==> flow/design.v <==
`timescale 1ns/100ps
module mult(
	input 			clk,				
	input 			rst_n,				
	input 			pipe_flush,				
	input 	[63:0] 	a,				
	input 	[63:0] 	b,				
	output 	[63:0] 	result				
);
	wire [63:0] result_tmp;
	reg [63:0] pipe_reg_0;
	reg [63:0] pipe_reg_1;
	assign result_tmp = a*b;
	assign result = pipe_reg_1;
	always@(posedge clk or negedge rst_n) begin
		if(~rst_n) begin
			pipe_reg_0 <= 0;
			pipe_reg_1 <= 0;
		end
		else if(pipe_flush) begin
			pipe_reg_0 <= 0;
			pipe_reg_1 <= 0;
		end
		else begin
			pipe_reg_0 <= result_tmp;
			pipe_reg_1 <= pipe_reg_0;
		end
	end
endmodule  
`timescale 1ns/100ps
module mult_top(
	input 							clk, 
	input							rst_n,
	input							pipe_flush,
	input 			[32-1:0] 	mcand,
	input 			[32-1:0] 	mplier,
	input 			[4:0]	 		func,
	output logic 	[32-1:0] 	result
);
	localparam [4:0] ALU_ADD    = 5'h00;
	localparam [4:0] ALU_MUL    = 5'h0a;
	localparam [4:0] ALU_MULH   = 5'h0b;
	localparam [4:0] ALU_MULHSU = 5'h0c;
	localparam [4:0] ALU_MULHU  = 5'h0d;
	logic [32-1:0] mcand_in, mplier_in;
    logic signed [32-1:0] signed_mcand_in, signed_mplier_in;
    logic [2*32-1:0] product_out;
	logic signed [2*32-1:0] signed_product_out;
	logic [4:0] func_d0;
	logic [4:0] func_d1;
	assign mcand_in = mcand;
    assign mplier_in = mplier;
    assign signed_mcand_in = mcand;
    assign signed_mplier_in = mplier;
	always@(posedge clk or negedge rst_n) begin 
		if(~rst_n)begin 
			func_d0 <= ALU_ADD;
			func_d1 <= ALU_ADD;
		end
		else if(pipe_flush)begin
			func_d0 <= ALU_ADD;
			func_d1 <= ALU_ADD;
		end
		else begin
			func_d0 <= func;
			func_d1 <= func_d0;
		end
	end
    always_comb begin
        case(func_d1)
            ALU_MUL:	begin
            	result = signed_product_out[32-1:0];
            end    
            ALU_MULH:	begin
            	result = signed_product_out[2*32-1:32];
            end   
            ALU_MULHSU:	begin
            	result = product_out[2*32-1:32];
            end
            ALU_MULHU:	begin
            	result = product_out[2*32-1:32];
            end  
            default:	begin
            	result = 32'hfacebeec;   
            end    
        endcase
    end
	mult u_mult_signed(
		.clk(clk),
		.rst_n(rst_n),
		.pipe_flush(pipe_flush),
		.a({{32{signed_mcand_in[31]}},signed_mcand_in}),
		.b({{32{signed_mplier_in[31]}},signed_mplier_in}),
		.result(signed_product_out)
	);
	mult u_mult_unsigned(
		.clk(clk),
		.rst_n(rst_n),
		.pipe_flush(pipe_flush),
		.a({{32{mcand_in[31] & (func == ALU_MULHSU)}},mcand_in}),
		.b({32'b0,mplier_in}),
		.result(product_out)
	);
endmodule
* From RTL to reports: mult_top
The steps from the RTL of mult_top to its reports follow in flow order. Lines are those of the file above, counted from 1. Operators carry their Yosys type and port widths (W data, S select, Z words). Not given: --
Design: design top mult_top, clock port clk, standard-cell library sky130hd, timing corner tt_025C_1v80

* Elaborated design
Yosys after proc, flatten, opt, wreduce and memory -nomap, before mapping. Enables and synchronous resets that opt folds into registers are not counted as muxes. Memory bits, and registers merged into a memory's read port (data or address), are not among the register bits. Print and check cells are not counted. Equal cells are merged and count once.
Storage and ports: bits in registers 266, input port bits 72, output and inout port bits 32, cells after elaboration 22
Cells by class: multiply operators 2, eq/ne operators 5, mux-type cells 7, bitwise logic cells 1, reductions and logical operators 1
Operators by type and width (count):
- $mul A33 B33 Y64 | 1
- $mul A32 B32 Y64 | 1
- $mux W64 | 4
- $pmux W32 S3 | 1
- $eq A5 B4 Y1 const B | 5
- $mux W5 | 2
- $reduce_or A2 Y1 | 1
- $and A1 B1 Y1 | 1

* Logic depth
Depth = most cells in a row (Yosys ltp): at word level without a register or memory, in the mapped netlist without a sequential cell, where the memories' decode and read muxes count.
Depth: depth after elaboration 4, ABC_AREA 0, mapped depth 30, mapped depth without buffers 28

* Synthesis result
Source: synth_stat.txt of the flow (Yosys; design flattened, memories mapped). It holds for the ABC_AREA given above (unset counts as 0); a run with the other value may have another netlist. The area totals of this step are shown rounded.
Mapped netlist: cell count 7586, cell area after synthesis 75000 um^2, sequential area 5100 um^2, flip-flops 202, buffers 268
Cell types:
- sky130_fd_sc_hd__fa_1 | count 2153, total area 4.31E+04 um^2
- sky130_fd_sc_hd__inv_1 | count 2399, total area 9E+03 um^2
- sky130_fd_sc_hd__dfrtp_1 | count 202, total area 5.05E+03 um^2
- sky130_fd_sc_hd__ha_1 | count 380, total area 4754.56 um^2
- sky130_fd_sc_hd__and2_1 | count 471, total area 2.95E+03 um^2
- sky130_fd_sc_hd__nand2_1 | count 695, total area 2.61E+03 um^2
- sky130_fd_sc_hd__nor2b_1 | count 159, total area 994.704 um^2
- sky130_fd_sc_hd__clkbuf_1 | count 254, total area 953.414 um^2
- sky130_fd_sc_hd__xnor2_1 | count 97, total area 849.565 um^2
- sky130_fd_sc_hd__a21oi_1 | count 117, total area 585.562 um^2
- sky130_fd_sc_hd__a21o_1 | count 66, total area 495.475 um^2
- sky130_fd_sc_hd__nor2_1 | count 126, total area 472.954 um^2
- sky130_fd_sc_hd__o21ai_0 | count 75, total area 375.36 um^2
- sky130_fd_sc_hd__mux2i_1 | count 32, total area 320.307 um^2
- sky130_fd_sc_hd__xor2_1 | count 35, total area 306.544 um^2
- sky130_fd_sc_hd__o211ai_1 | count 30, total area 225.216 um^2
- sky130_fd_sc_hd__nand3_1 | count 35, total area 175.168 um^2
- sky130_fd_sc_hd__o21bai_1 | count 17, total area 127.622 um^2
Other cell types: 58; their cells: 243. The figures by module come from a second, unflattened synthesis with its own total; it is not the netlist above.
Second synthesis, totals: cells (unflattened synthesis) 14939, area (unflattened synthesis) 140000 um^2
Each row is one instance without its submodules.
By module:
- mult | instances 2, cells 7419, area 67000 um^2, seq. area 3200 um^2
- mult_top | instances 1, cells 101, area 1000 um^2, seq. area 250 um^2

* Worst setup path after synthesis
Path of least setup slack by OpenSTA after synthesis, without wires, with an ideal clock, recovery checks aside; 20% of the period is set as input and as output delay. Where synthesis merged equal registers, the netlist keeps one of their names.
Path after synthesis: path type input -> register, start point input port func[0], end point register u_mult_unsigned.pipe_reg_0[58], period 13.0 ns, input delay 2.600 ns, setup time 0.128 ns, launch time at the first pin 2.600 ns, arrival 10.604 ns, data required time 12.872 ns, path slack 2.268 ns, delay of the path 8.132 ns, stages on the path 26, path buffers 1, period reached after synthesis 10.732 ns
"delay of the path" = arrival - input delay + setup time. "stages on the path" counts driving pins, that of a launching flip-flop among them; a cell with two outputs on the path counts twice. "period reached after synthesis" = period - worst setup slack (recovery checks aside). The figure is calculated, with input and output delays left at 20% of the set period. Between the ends stands the longest chain of elaborated cells between them, by number of cells; it is not shown to be the way that was timed. Of several equally long chains one is given. A line is the first line of the expression or statement that the cell stems from. Yosys adds cells for indexed reads and writes and turns some case tables into memories. A register here has more assigning lines than the two given.
On the way, after synthesis: cell sequence sky130_fd_sc_hd__nand4b_1 > sky130_fd_sc_hd__nor3_1 > sky130_fd_sc_hd__clkbuf_1 > sky130_fd_sc_hd__nand2_1 > sky130_fd_sc_hd__fa_1 > sky130_fd_sc_hd__inv_1 > sky130_fd_sc_hd__fa_1 > sky130_fd_sc_hd__inv_1 > sky130_fd_sc_hd__fa_1 > sky130_fd_sc_hd__fa_1 > sky130_fd_sc_hd__inv_1 > sky130_fd_sc_hd__fa_1 > sky130_fd_sc_hd__fa_1 > sky130_fd_sc_hd__fa_1 > sky130_fd_sc_hd__fa_1 > sky130_fd_sc_hd__ha_1 > sky130_fd_sc_hd__a21oi_1 > sky130_fd_sc_hd__o21ai_0 > sky130_fd_sc_hd__a221oi_1 > sky130_fd_sc_hd__o211ai_1 > sky130_fd_sc_hd__a2111oi_2 > sky130_fd_sc_hd__or3_4 > sky130_fd_sc_hd__a21oi_2 > sky130_fd_sc_hd__or2_4 > sky130_fd_sc_hd__a31oi_4 > sky130_fd_sc_hd__mux2_1, length of the longest elaborated chain 4, elaborated cells on any way between the ends 4, RTL lines with such cells 3, classes of those cells mul: 1; eq/ne: 1; mux: 1; logic: 1
RTL lines, path after synthesis:
- from (decl) | line 37 | input [4:0] func,
- $eq A5 B4 Y1 | line 100 | .a({{32{mcand_in[31] & (func == ALU_MULHSU)}},mcand_in}),
- $and A1 B1 Y1 | line 100
- $mul A33 B33 Y64 | line 13 | assign result_tmp = a*b;
- $mux W64 | line 20 | else if(pipe_flush) begin
- to (assign) | line 21 | pipe_reg_0 <= 0;
- to (assign) | line 25 | pipe_reg_0 <= result_tmp;
- to (decl) | line 11 | reg [63:0] pipe_reg_0;

* Worst path after layout
From the final timing report of run A: the path of least setup slack in the routed layout; clock arrival at registers is part of the times.
Path post-layout: path type input -> register, start point input port mcand[31], end point register u_mult_unsigned.pipe_reg_0[58], period 17.1 ns, input delay 3.42 ns, setup time 0.10 ns, launch time at the first pin 3.42 ns, arrival 13.50 ns, data required time 17.50 ns, path slack 4.00 ns, stages on the path 29, path buffers 4
Between the ends stands the longest chain of elaborated cells between them, by number of cells; it is not shown to be the way that was timed. Of several equally long chains one is given. A register here has more assigning lines than the two given.
On the way, post-layout: cell sequence sky130_fd_sc_hd__clkdlybuf4s50_1 > sky130_fd_sc_hd__buf_4 > sky130_fd_sc_hd__nand4b_1 > sky130_fd_sc_hd__nor3_2 > sky130_fd_sc_hd__buf_4 > sky130_fd_sc_hd__buf_4 > sky130_fd_sc_hd__nand2_1 > sky130_fd_sc_hd__fa_1 > sky130_fd_sc_hd__inv_1 > sky130_fd_sc_hd__fa_1 > sky130_fd_sc_hd__inv_1 > sky130_fd_sc_hd__fa_1 > sky130_fd_sc_hd__fa_1 > sky130_fd_sc_hd__inv_1 > sky130_fd_sc_hd__fa_1 > sky130_fd_sc_hd__fa_1 > sky130_fd_sc_hd__fa_1 > sky130_fd_sc_hd__fa_1 > sky130_fd_sc_hd__ha_1 > sky130_fd_sc_hd__nand2_1 > sky130_fd_sc_hd__o21ai_0 > sky130_fd_sc_hd__a221oi_1 > sky130_fd_sc_hd__o211ai_1 > sky130_fd_sc_hd__a2111oi_2 > sky130_fd_sc_hd__or3_4 > sky130_fd_sc_hd__a21oi_2 > sky130_fd_sc_hd__or2_4 > sky130_fd_sc_hd__a31oi_4 > sky130_fd_sc_hd__mux2_1, length of the longest elaborated chain 3, elaborated cells on any way between the ends 3, RTL lines with such cells 3, classes of those cells mul: 1; mux: 1; logic: 1
RTL lines, path post-layout:
- from (decl) | line 35 | input [32-1:0] mcand,
- $and A1 B1 Y1 | line 100 | .a({{32{mcand_in[31] & (func == ALU_MULHSU)}},mcand_in}),
- $mul A33 B33 Y64 | line 13 | assign result_tmp = a*b;
- $mux W64 | line 20 | else if(pipe_flush) begin
- to (assign) | line 21 | pipe_reg_0 <= 0;
- to (assign) | line 25 | pipe_reg_0 <= result_tmp;
- to (decl) | line 11 | reg [63:0] pipe_reg_0;

Flow measurements of mult_top on sky130hd: 2 stored runs with different settings, listed in no order. Input and output delays are each 20% of the period that was set; the output load is 0.01 pF.
"period reached": clock period set for the run, less the worst setup slack. It is reckoned from that one timing run; input and output delays stay at 20% of the period that was set.
"critical path time": the worst setup path's part of the clock period (all of it between registers, 20% less for each end at a port) less its slack. A launch clock that arrives late makes it longer, a capture clock that arrives late makes it shorter.
The measured numbers are rounded.

[run A] flow files
==> flow/run.sh <==
#!/bin/bash
# the make line also repeats the synthesis and layout settings of config.mk as NAME=value (left out here)
make -C /OpenROAD-flow-scripts/flow DESIGN_CONFIG=/design/flow/config.mk WORK_HOME=/design/flow/orfs CLKGATE_MAP_FILE= finish
==> flow/config.mk <==
export PLATFORM = sky130hd
export DESIGN_NAME = mult_top
export DESIGN_NICKNAME = mult_top
export VERILOG_FILES = /design/flow/design.v
export SDC_FILE = /design/flow/constraint.sdc
export NUM_CORES = 4
export LEC_CHECK = 0
export ABC_AREA = 0
export CAP_MARGIN = 30
export CELL_PAD_IN_SITES_DETAIL_PLACEMENT = 2
export CORE_MARGIN = 10
export CORE_UTILIZATION = 40
export CTS_CLUSTER_DIAMETER = 125
export CTS_CLUSTER_SIZE = 31
export GPL_ROUTABILITY_DRIVEN = 0
export HOLD_SLACK_MARGIN = 0.01
export MAX_ROUTING_LAYER = met5
export MIN_ROUTING_LAYER = met2
export PLACE_DENSITY = 0.48
export SLEW_MARGIN = 5
export TNS_END_PERCENT = 95
==> flow/constraint.sdc <==
create_clock -name core_clock -period 17.1 [get_ports {clk}]
set_input_delay 3.4200 -clock core_clock [delete_from_list [all_inputs] [get_ports {clk}]]
set_output_delay 3.4200 -clock core_clock [all_outputs]
set_load 0.01 [all_outputs]

[run A] result: area of the synthesized netlist 75000 um^2; area of the die 210000 um^2; area of the standard cells in the finished layout 80000 um^2; utilization after routing 42%; worst setup slack after layout 4.0 ns; setup TNS 0.000 ns; lowest hold slack 0.48 ns; period reached 13.097 ns; critical path time 9.68 ns; worst path kind input -> register

[run B] flow files
==> flow/run.sh <==
#!/bin/bash
# the make line also repeats the synthesis and layout settings of config.mk as NAME=value (left out here)
make -C /OpenROAD-flow-scripts/flow DESIGN_CONFIG=/design/flow/config.mk WORK_HOME=/design/flow/orfs CLKGATE_MAP_FILE= finish
==> flow/config.mk <==
export PLATFORM = sky130hd
export DESIGN_NAME = mult_top
export DESIGN_NICKNAME = mult_top
export VERILOG_FILES = /design/flow/design.v
export SDC_FILE = /design/flow/constraint.sdc
export NUM_CORES = 4
export LEC_CHECK = 0
export CAP_MARGIN = 20
export CELL_PAD_IN_SITES_GLOBAL_PLACEMENT = 1
export CORE_ASPECT_RATIO = 0.58
export CORE_MARGIN = 7
export CORE_UTILIZATION = 44
export GPL_ROUTABILITY_DRIVEN = 0
export HOLD_SLACK_MARGIN = 0.16
export PLACE_DENSITY_LB_ADDON = 0.09
export SLEW_MARGIN = 20
==> flow/constraint.sdc <==
create_clock -name core_clock -period 17.0 [get_ports {clk}]
set_input_delay 3.4000 -clock core_clock [delete_from_list [all_inputs] [get_ports {clk}]]
set_output_delay 3.4000 -clock core_clock [all_outputs]
set_load 0.01 [all_outputs]

[run B] result: area of the synthesized netlist 75000 um^2; area of the die 180000 um^2; area of the standard cells in the finished layout 80000 um^2; utilization after routing 47%; worst setup slack after layout 4.1 ns; setup TNS 0.000 ns; lowest hold slack 0.45 ns; period reached 12.945 ns; critical path time 9.55 ns; worst path kind input -> register
